==> flow/design.v <==
module bit_fifo #(parameter DEPTH = 768) (
	input clk,
	input reset,
	input din,
	input wr_en,
	input rd_en,
	output reg q,
	output empty,
	output full
);
	localparam AW = $clog2(DEPTH);
	localparam CW = $clog2(DEPTH+1);
	reg mem [0:DEPTH-1];
	reg [AW-1:0] wr_ptr;
	reg [AW-1:0] rd_ptr;
	reg [CW-1:0] count;
	wire do_wr = wr_en & ~full;
	wire do_rd = rd_en & ~empty;
	assign empty = (count == 0);
	assign full = (count == DEPTH);
	always @(posedge clk) begin
		if (do_wr)
			mem[wr_ptr] <= din;
	end
	always @(posedge clk) begin
		if (reset) begin
			wr_ptr <= 0;
			rd_ptr <= 0;
			count <= 0;
			q <= 0;
		end else begin
			if (do_wr)
				wr_ptr <= (wr_ptr == DEPTH-1) ? {AW{1'b0}} : wr_ptr + 1'b1;
			if (do_rd) begin
				q <= mem[rd_ptr];
				rd_ptr <= (rd_ptr == DEPTH-1) ? {AW{1'b0}} : rd_ptr + 1'b1;
			end
			if (do_wr & ~do_rd)
				count <= count + 1'b1;
			else if (do_rd & ~do_wr)
				count <= count - 1'b1;
		end
	end
endmodule
module ledDriver(input clk, input reset, output reg led, input data, input lastBit, input start, output finish, output reg read);
	reg running;
	reg resCounting;
	reg[4:0] count;
	always @(posedge clk) begin
		if (reset || ~running) begin
			count<=0;
		end else begin
			if (count!=24) begin
				count <= count + 1;
			end else begin
			 count <=0;
			end
		end
	end
  reg firstbit;
	always @(posedge clk) begin
	  if (reset) begin
	    running <= 0;
	    firstbit <= 1;	   
		read <= 0;
		resCounting <= 0;
	  end else begin
	    if (~running & start) begin
	      running <= 1;
	      firstbit <= 1;
	    end else if (running) begin
	      firstbit<=0;
	      if (lastBit && count==24) begin
	        running <= 0;
	        resCounting <= 1;	 
			read <= 0;
	      end else if (count==0 && ~firstbit) begin
			read <= 1;
	      end else read <= 0;
	    end else if (resCounting && finish) begin
	      resCounting <= 0;
	    end
	  end
	end
	always @(posedge clk) begin
		if (reset || ~running) begin
			led <= 0;
		end else begin
			if (count==0) begin
				led <= 1;
			end else if ( (count==8 && ~data) || (count==16 && data)) begin
				led<=0;
			end
		end
	end
	reg [10:0] resCounter;
	always @(posedge clk) begin
	  if (reset || ~resCounting) begin
	    resCounter<=0;
	  end else begin
	    resCounter <= resCounter+1;
	  end
	end
	assign finish = resCounter==11'h7FF;
endmodule
module ws2812_top(input clk, input reset, input spi_valid, input spi_data, output led);
	parameter NUM_LEDS = 32;
	localparam NUM_BITS = NUM_LEDS*24;
	reg switch;
	wire q1,q2;
	reg[12:0] writeCount;
	wire read;	
	wire write ;		   	   
	wire empty1, empty2;
	reg justSwitched;
	bit_fifo #(.DEPTH(NUM_BITS)) fifo1(
		.clk(clk),
		.reset(reset),
		.din(spi_data),
		.wr_en(spi_valid & ~switch & write),
		.rd_en(read & switch),
		.q(q1),
		.empty(empty1),
		.full()
	);	   
	bit_fifo #(.DEPTH(NUM_BITS)) fifo2(
		.clk(clk),
		.reset(reset),
		.din(spi_data),
		.wr_en(spi_valid & switch & write),
		.rd_en(read & ~switch),
		.q(q2),
		.empty(empty2),
		.full()
	);		  
	wire readData;
	assign readData = switch ? q1 : q2;
	wire empty;
	assign empty = switch ? empty1 : empty2;
	wire ledFinished;  
	wire readDriver;
	assign read = readDriver | justSwitched;
	ledDriver ledDriver_inst(
		.clk(clk),
		.reset(reset),
		.led(led),
		.data(readData),   
		.lastBit(empty),
		.start(justSwitched),
		.finish(ledFinished),
		.read(readDriver)				  
	);
	reg ledRealFinished;
	reg firstRun;
	always @(posedge clk) begin
		if (reset) begin
			firstRun <= 1;		 
			ledRealFinished <= 1;
		end else begin
			if (justSwitched) begin
				firstRun <= 0;				
			end
			if (ledFinished)
				ledRealFinished <= 1;
			else if (justSwitched)
				ledRealFinished <= 0;
		end
	end
	reg spiFinished;
	reg seenSwitch;
	assign write = ~spiFinished | (seenSwitch!=switch);	
	wire spiRealFinished;
	assign spiRealFinished = spiFinished & (seenSwitch==switch);
	always @(posedge clk) begin
		if (reset) begin 
			writeCount <= 0;
			spiFinished <= 0;
			seenSwitch <= 0;
		end else if (spi_valid) begin
			if (writeCount==NUM_BITS-1) begin   
				if (seenSwitch!=switch) begin
					writeCount <= 1;  
					spiFinished <= 0;
				end else begin
					spiFinished <= 1;
				end
			end else begin
				writeCount <= writeCount + 1;
				spiFinished <= 0;		 
				seenSwitch <= switch;
			end
		end
	end			 
	always @(posedge clk) begin
		if (reset) begin
			switch <= 0;			  
			justSwitched <= 0;
		end else begin	
			if ((firstRun | ledRealFinished) & spiRealFinished) begin
				switch <= ~switch;
				justSwitched <= 1;
			end else
				justSwitched <= 0;
		end
	end	
endmodule
--- tool output ---
**Step by step through the tools: ws2812_top**

Tool output for the design above before and after an edit, in the order of the flow.
"original" refers to lines of the RTL above, "edited" to lines of the edited file.
"change" is "edited" less "original", of the values as shown.
Operators: Yosys type, input widths -> output width; for muxes data width and select width s.
Cell names lack the library's common part.
Not given: --

- Top: ws2812_top
- Clock: clk
- Standard-cell library: sky130hd
- Timing corner: tt_025C_1v80

**The edit**

The edit as a unified diff against the file above.
A script made this edit; it was not meant as an optimisation.

```diff
@@ -12,5 +12,5 @@
 	localparam CW = $clog2(DEPTH+1);
 	reg mem [0:DEPTH-1];
-	reg [AW-1:0] wr_ptr;
+	reg [2*AW-1:0] wr_ptr;
 	reg [AW-1:0] rd_ptr;
 	reg [CW-1:0] count;
```

**Word-level counts**

Source: Yosys, flattened and elaborated, memories not mapped. Widths are those after wreduce. Registers that Yosys merges into a memory's read port (data or address) are not register bits. Print and check cells do not count. Equal cells are merged and count once.
Yosys's memory passes give these memory sizes; they may raise the number of words (mostly to a power of two), join words into wider ones and drop unused or constant bits.

Bit counts:

| item | original | edited | change |
|---|---|---|---|
| bits in registers | 100 | 120 | +20 |
| bits in writable memories | 1536 | 1536 | 0 |
| word width x clocked read ports | 2 | 2 | 0 |
| memories | 2 | 2 | 0 |
| input port bits | 4 | 4 | 0 |
| output and inout bits | 1 | 1 | 0 |
| cells after elaboration | 139 | 139 | 0 |

Cells by class:

| item | original | edited | change |
|---|---|---|---|
| $add $sub $neg | 11 | 11 | 0 |
| eq/ne operators | 16 | 16 | 0 |
| muxes and demuxes | 31 | 31 | 0 |
| bitwise logic cells | 37 | 37 | 0 |
| reduce/logical cells | 22 | 22 | 0 |

Memory list:

| item | original | edited |
|---|---|---|
| shape (words x width / read and write ports) | fifo1.mem 768x1 r1 w1; fifo2.mem 768x1 r1 w1 | fifo1.mem 768x1 r1 w1; fifo2.mem 768x1 r1 w1 |

Operators with widths:

| operator | original | edited | change |
|---|---|---|---|
| $mux 10 | 10 | 8 | -2 |
| $add 10x1->10 const B | 6 | 4 | -2 |
| $eq 10x10->1 const B | 6 | 4 | -2 |
| $add 20x1->20 const B | 0 | 2 | +2 |
| $eq 20x10->1 const B | 0 | 2 | +2 |
| $mux 20 | 0 | 2 | +2 |
| $mux 1 | 19 | 19 | 0 |
| $and 1x1->1 | 17 | 17 | 0 |
| $not 1->1 | 17 | 17 | 0 |
| $logic_and 1x1->1 | 5 | 5 | 0 |
| $reduce_bool 2->1 | 4 | 4 | 0 |
| $logic_or 1x1->1 | 3 | 3 | 0 |
| $or 1x1->1 | 3 | 3 | 0 |
| $reduce_and 2->1 | 3 | 3 | 0 |
| $reduce_or 2->1 | 3 | 3 | 0 |
| $eq 5x5->1 const B | 2 | 2 | 0 |
| $logic_not 10->1 | 2 | 2 | 0 |
| $mux 13 | 2 | 2 | 0 |
| $sub 10x1->10 const B | 2 | 2 | 0 |
| $add 11x1->11 const B | 1 | 1 | 0 |
| $add 13x1->13 const B | 1 | 1 | 0 |
| $add 5x1->5 const B | 1 | 1 | 0 |
| $eq 1x1->1 | 1 | 1 | 0 |
| $eq 11x11->1 const B | 1 | 1 | 0 |
| $eq 13x10->1 const B | 1 | 1 | 0 |
| $eq 5x4->1 const B | 1 | 1 | 0 |
| $logic_not 5->1 | 1 | 1 | 0 |
| $ne 1x1->1 | 1 | 1 | 0 |

The list need not be complete.

**Logic depth**

Longest topological path by Yosys (ltp), each cell counted once; first at word level (registers and memories cut), then after technology mapping (sequential cells cut; the memories' decode and read muxes count).

Depth:

| item | original | edited | change |
|---|---|---|---|
| depth after elaboration | 8 | 8 | 0 |
| ABC_AREA | 0 | 0 | -- |
| gate-level depth with buffers | 18 | 16 | -2 |
| depth with buffers taken out | 17 | 16 | -1 |

**Synthesis result**

Source: synth_stat.txt of the flow (Yosys; design flattened, memories mapped). It holds for the ABC_AREA given above (unset counts as 0); a run with the other value may have another netlist.

Synthesis totals:

| item | original | edited | change |
|---|---|---|---|
| cell count | 5181 | 5207 | +26 |
| synthesis area (µm²) | 71454.8 | 72310.6 | +855.8 |
| sequential part of the area (µm²) | 48166.2 | 48566.6 | +400.4 |
| flip-flop cells | 1638 | 1658 | +20 |

Cells by type:

| cell type | original | edited | change |
|---|---|---|---|
| mux2i_1 | 152 | 95 | -57 |
| mux4_2 | 352 | 394 | +42 |
| a22oi_1 | 13 | 36 | +23 |
| dfxtp_1 | 102 | 122 | +20 |
| xor2_1 | 26 | 41 | +15 |
| a22o_1 | 16 | 1 | -15 |
| nand4_1 | 8 | 23 | +15 |
| a211oi_1 | 22 | 8 | -14 |
| mux2_2 | 7 | 21 | +14 |
| nor2_1 | 1679 | 1692 | +13 |
| a21oi_1 | 79 | 66 | -13 |
| nor3_1 | 44 | 32 | -12 |
| buf_4 | 21 | 32 | +11 |
| a221oi_1 | 26 | 16 | -10 |
| a221o_1 | 11 | 1 | -10 |
| buf_2 | 44 | 53 | +9 |
| buf_6 | 15 | 6 | -9 |
| or3_1 | 8 | 17 | +9 |

The list need not be complete.
By module: a second synthesis without flattening, with its own total; a netlist apart from the flattened one above.

Second synthesis, totals:

| item | original | edited | change |
|---|---|---|---|
| cells (unflattened synthesis) | 5245 | 5525 | +280 |
| area (unflattened synthesis) (µm²) | 72159.2 | 73255.3 | +1096.1 |

Each row is one instance without its submodules.

Modules, original:

| module | instances | cells | area (µm²) |
|---|---|---|---|
| bit_fifo (DEPTH=768) | 2 | 2513 | 35111.2 |
| ws2812_top | 1 | 123 | 1037.2 |
| ledDriver | 1 | 96 | 899.6 |

Modules, edited:

| module | instances | cells | area (µm²) |
|---|---|---|---|
| bit_fifo (DEPTH=768) | 2 | 2653 | 35659.2 |
| ws2812_top | 1 | 123 | 1037.2 |
| ledDriver | 1 | 96 | 899.6 |

**Path before layout**

OpenSTA on the mapped netlist: ideal clock, no wires. The path of least setup slack (recovery checks aside). Input and output delay are each 20% of the period. Register names are those of the netlist, which keeps one name where synthesis merged equal registers.

Timing path post-synthesis:

| item | original | edited | change |
|---|---|---|---|
| path kind | input -> register | input -> register | -- |
| start | input spi_valid | input spi_valid | -- |
| end | register fifo1.count[8] | register fifo1.count[8] | -- |
| period (ns) | 48.9 | 48.9 | 0.0 |
| setup time (ns) | 0.070 | 0.130 | +0.060 |
| data arrival time (ns) | 12.992 | 12.637 | -0.355 |
| path slack (ns) | 35.838 | 36.132 | +0.294 |
| delay of the path (ns) | 3.282 | 2.987 | -0.295 |
| driving pins on the path | 15 | 15 | 0 |
| synthesis period reached (ns) | 13.062 | 12.768 | -0.294 |

"delay of the path" = arrival - input delay + setup time.
"driving pins on the path": output pins that drive a net of the path, with the launching flip-flop's if there is one; two outputs of one cell count as two.
"synthesis period reached" = period - worst setup slack (recovery checks aside). The figure is calculated, with input and output delays left at 20% of the set period.
The rows between start and end are the longest chain of elaborated cells between them; the timing report does not say that the signal goes this way. Where chains are equally long, one stands for them.
A line is the first line of the expression or statement that the cell stems from. Yosys adds cells for indexed reads and writes and turns some case tables into memories.
A register here has more assigning lines than the two given.

Between the ends, post-synthesis, original:
- Path through: clkbuf_1 o21ai_0 nor3_2 ha_1 inv_1 ha_1 nor2b_1 o21ai_0 a21boi_0 o21ai_0 a21boi_0 o21a_1 o21ai_0 or3b_2 a21oi_1
- Cells in the longest elaborated chain: 7
- Elaborated cells between the ends (all ways): 9
- RTL lines with such cells: 4
- Those cells by class: mux (2); logic (6); reduce/logical (1)

Ends and longest elaborated chain, post-synthesis, original:

| item | RTL line | source |
|---|---|---|
| start: declaration | 106 | `module ws2812_top(input clk, input reset, input spi_valid, input spi_data, output led);` |
| $and 1x1->1 x2 | 120 | `.wr_en(spi_valid & ~switch & write),` |
| $and 1x1->1 | 17 | `wire do_wr = wr_en & ~full;` |
| $not 1->1 | 40 | `else if (do_rd & ~do_wr)` |
| $and 1x1->1 | 40 |  |
| $mux 10 | 40 |  |
| $mux 10 | 38 | `if (do_wr & ~do_rd)` |
| end: assignment | 39 | `count <= count + 1'b1;` |
| end: assignment | 41 | `count <= count - 1'b1;` |
| end: declaration | 16 | `reg [CW-1:0] count;` |

Some nets on the timed path still bear RTL names; the line given drives or declares the net.

Nets with RTL names, path post-synthesis, original:

| signal | RTL line |
|---|---|
| fifo1.do_wr | 17 |

Between the ends, post-synthesis, edited:
- Path through: clkbuf_1 nor3b_1 and2_1 clkbuf_1 ha_1 inv_1 fa_1 a21o_1 a21oi_1 o21bai_1 a21oi_1 o21bai_1 a21oi_1 xor2_1 o22ai_1
- Cells in the longest elaborated chain: 7
- Elaborated cells between the ends (all ways): 9
- RTL lines with such cells: 4
- Those cells by class: mux (2); logic (6); reduce/logical (1)

Ends and longest elaborated chain, post-synthesis, edited:

| item | RTL line | source |
|---|---|---|
| start: declaration | 106 | `module ws2812_top(input clk, input reset, input spi_valid, input spi_data, output led);` |
| $and 1x1->1 x2 | 120 | `.wr_en(spi_valid & ~switch & write),` |
| $and 1x1->1 | 17 | `wire do_wr = wr_en & ~full;` |
| $not 1->1 | 40 | `else if (do_rd & ~do_wr)` |
| $and 1x1->1 | 40 |  |
| $mux 10 | 40 |  |
| $mux 10 | 38 | `if (do_wr & ~do_rd)` |
| end: assignment | 39 | `count <= count + 1'b1;` |
| end: assignment | 41 | `count <= count - 1'b1;` |
| end: declaration | 16 | `reg [CW-1:0] count;` |

Nets with RTL names, path post-synthesis, edited:

| signal | RTL line |
|---|---|
| fifo1.do_wr | 17 |

**Path in the finished layout**

From the final timing report of each run of pair A: the path of least setup slack in the routed layout; clock arrival at registers is part of the times.

Timing path post-layout:

| item | original | edited | change |
|---|---|---|---|
| path kind | input -> register | input -> register | -- |
| start | input spi_valid | input spi_valid | -- |
| end | register fifo1.count[8] | register fifo1.count[8] | -- |
| period (ns) | 48.9 | 48.9 | 0.0 |
| setup time (ns) | 0.07 | 0.14 | +0.07 |
| data arrival time (ns) | 14.17 | 13.68 | -0.49 |
| path slack (ns) | 35.46 | 35.88 | +0.42 |
| driving pins on the path | 15 | 14 | -1 |

The rows between start and end are the longest chain of elaborated cells between them; the timing report does not say that the signal goes this way. Where chains are equally long, one stands for them.
A register here has more assigning lines than the two given.

Between the ends, post-layout, original:
- Path through: clkdlybuf4s50_1 o21ai_0 nor3_2 ha_1 inv_1 ha_1 nor2b_1 o21ai_0 a21boi_0 o21ai_0 a21boi_0 o21a_1 o21ai_0 or3b_2 a21oi_1
- Cells in the longest elaborated chain: 7
- Elaborated cells between the ends (all ways): 9
- RTL lines with such cells: 4
- Those cells by class: mux (2); logic (6); reduce/logical (1)

Ends and longest elaborated chain, post-layout, original:

| item | RTL line | source |
|---|---|---|
| start: declaration | 106 | `module ws2812_top(input clk, input reset, input spi_valid, input spi_data, output led);` |
| $and 1x1->1 x2 | 120 | `.wr_en(spi_valid & ~switch & write),` |
| $and 1x1->1 | 17 | `wire do_wr = wr_en & ~full;` |
| $not 1->1 | 40 | `else if (do_rd & ~do_wr)` |
| $and 1x1->1 | 40 |  |
| $mux 10 | 40 |  |
| $mux 10 | 38 | `if (do_wr & ~do_rd)` |
| end: assignment | 39 | `count <= count + 1'b1;` |
| end: assignment | 41 | `count <= count - 1'b1;` |
| end: declaration | 16 | `reg [CW-1:0] count;` |

Some nets on the timed path still bear RTL names; the line given drives or declares the net.

Nets with RTL names, path post-layout, original:

| signal | RTL line |
|---|---|
| fifo1.do_wr | 17 |

Between the ends, post-layout, edited:
- Path through: clkdlybuf4s50_1 nor3b_1 and2_1 ha_1 inv_1 fa_1 a21o_1 a21oi_1 o21bai_1 a21oi_1 o21bai_1 a21oi_1 xor2_1 o22ai_1
- Cells in the longest elaborated chain: 7
- Elaborated cells between the ends (all ways): 9
- RTL lines with such cells: 4
- Those cells by class: mux (2); logic (6); reduce/logical (1)

Ends and longest elaborated chain, post-layout, edited:

| item | RTL line | source |
|---|---|---|
| start: declaration | 106 | `module ws2812_top(input clk, input reset, input spi_valid, input spi_data, output led);` |
| $and 1x1->1 x2 | 120 | `.wr_en(spi_valid & ~switch & write),` |
| $and 1x1->1 | 17 | `wire do_wr = wr_en & ~full;` |
| $not 1->1 | 40 | `else if (do_rd & ~do_wr)` |
| $and 1x1->1 | 40 |  |
| $mux 10 | 40 |  |
| $mux 10 | 38 | `if (do_wr & ~do_rd)` |
| end: assignment | 39 | `count <= count + 1'b1;` |
| end: assignment | 41 | `count <= count - 1'b1;` |
| end: declaration | 16 | `reg [CW-1:0] count;` |

**Flow runs**

Runs of the flow (Yosys, OpenROAD) on both versions; the two runs of a pair have the same settings. The constraints put input and output delay at 20% of the set period each and load the outputs with 0.01 pF.

Settings, pair A:
- CORE_UTILIZATION: 45
- PLACE_DENSITY: 0.6
- period_ns: 48.9
- CAP_MARGIN: 20
- CORE_MARGIN: 2
- SLEW_MARGIN: 20

Measured results, pair A:

| item | original | edited | change |
|---|---|---|---|
| chip area in the Yosys report (µm²) | 71454.8 | 72310.6 | +855.8 |
| die footprint (µm²) | 161990.0 | 163912.0 | +1922.0 |
| standard-cell area of the final layout (µm²) | 78706.7 | 79374.9 | +668.2 |
| post-route utilization (%) | 49.8 | 49.6 | -0.2 |
| smallest setup slack (ns) | 35.464 | 35.875 | +0.411 |
| summed negative setup slack (ns) | 0.000 | 0.000 | 0.000 |
| post-route worst hold slack (ns) | 0.444 | 0.447 | +0.003 |
| total power after layout (µW) | 2824 | 2838 | +14 |
| achieved period (ns) | 13.436 | 13.025 | -0.411 |

Settings, pair B:
- CELL_PAD_IN_SITES_DETAIL_PLACEMENT: 0
- CORE_ASPECT_RATIO: 1.13
- CORE_MARGIN: 9
- CORE_UTILIZATION: 59
- MAX_ROUTING_LAYER: met5
- SETUP_SLACK_MARGIN: -0.68
- period_ns: 8.71
- CAP_MARGIN: 20
- SLEW_MARGIN: 20

Measured results, pair B:

| item | original | edited | change |
|---|---|---|---|
| chip area in the Yosys report (µm²) | 71454.8 | 72310.6 | +855.8 |
| die footprint (µm²) | 133985.0 | 135511.0 | +1526.0 |
| standard-cell area of the final layout (µm²) | 77862.2 | 78746.8 | +884.6 |
| post-route utilization (%) | 64.8 | 64.7 | -0.1 |
| smallest setup slack (ns) | 3.236 | 3.818 | +0.582 |
| summed negative setup slack (ns) | 0.000 | 0.000 | 0.000 |
| post-route worst hold slack (ns) | 0.447 | 0.451 | +0.004 |
| total power after layout (µW) | 15621 | 15851 | +230 |
| achieved period (ns) | 5.474 | 4.892 | -0.582 |

"achieved period" means the clock period less the worst setup slack. The figure is calculated, with input and output delays left at 20% of the set period.
By "total power after layout" is meant OpenSTA's value without simulated activity: inputs other than the clock are taken to toggle once in ten clock periods, and the tool carries that through the logic.
--- end ---
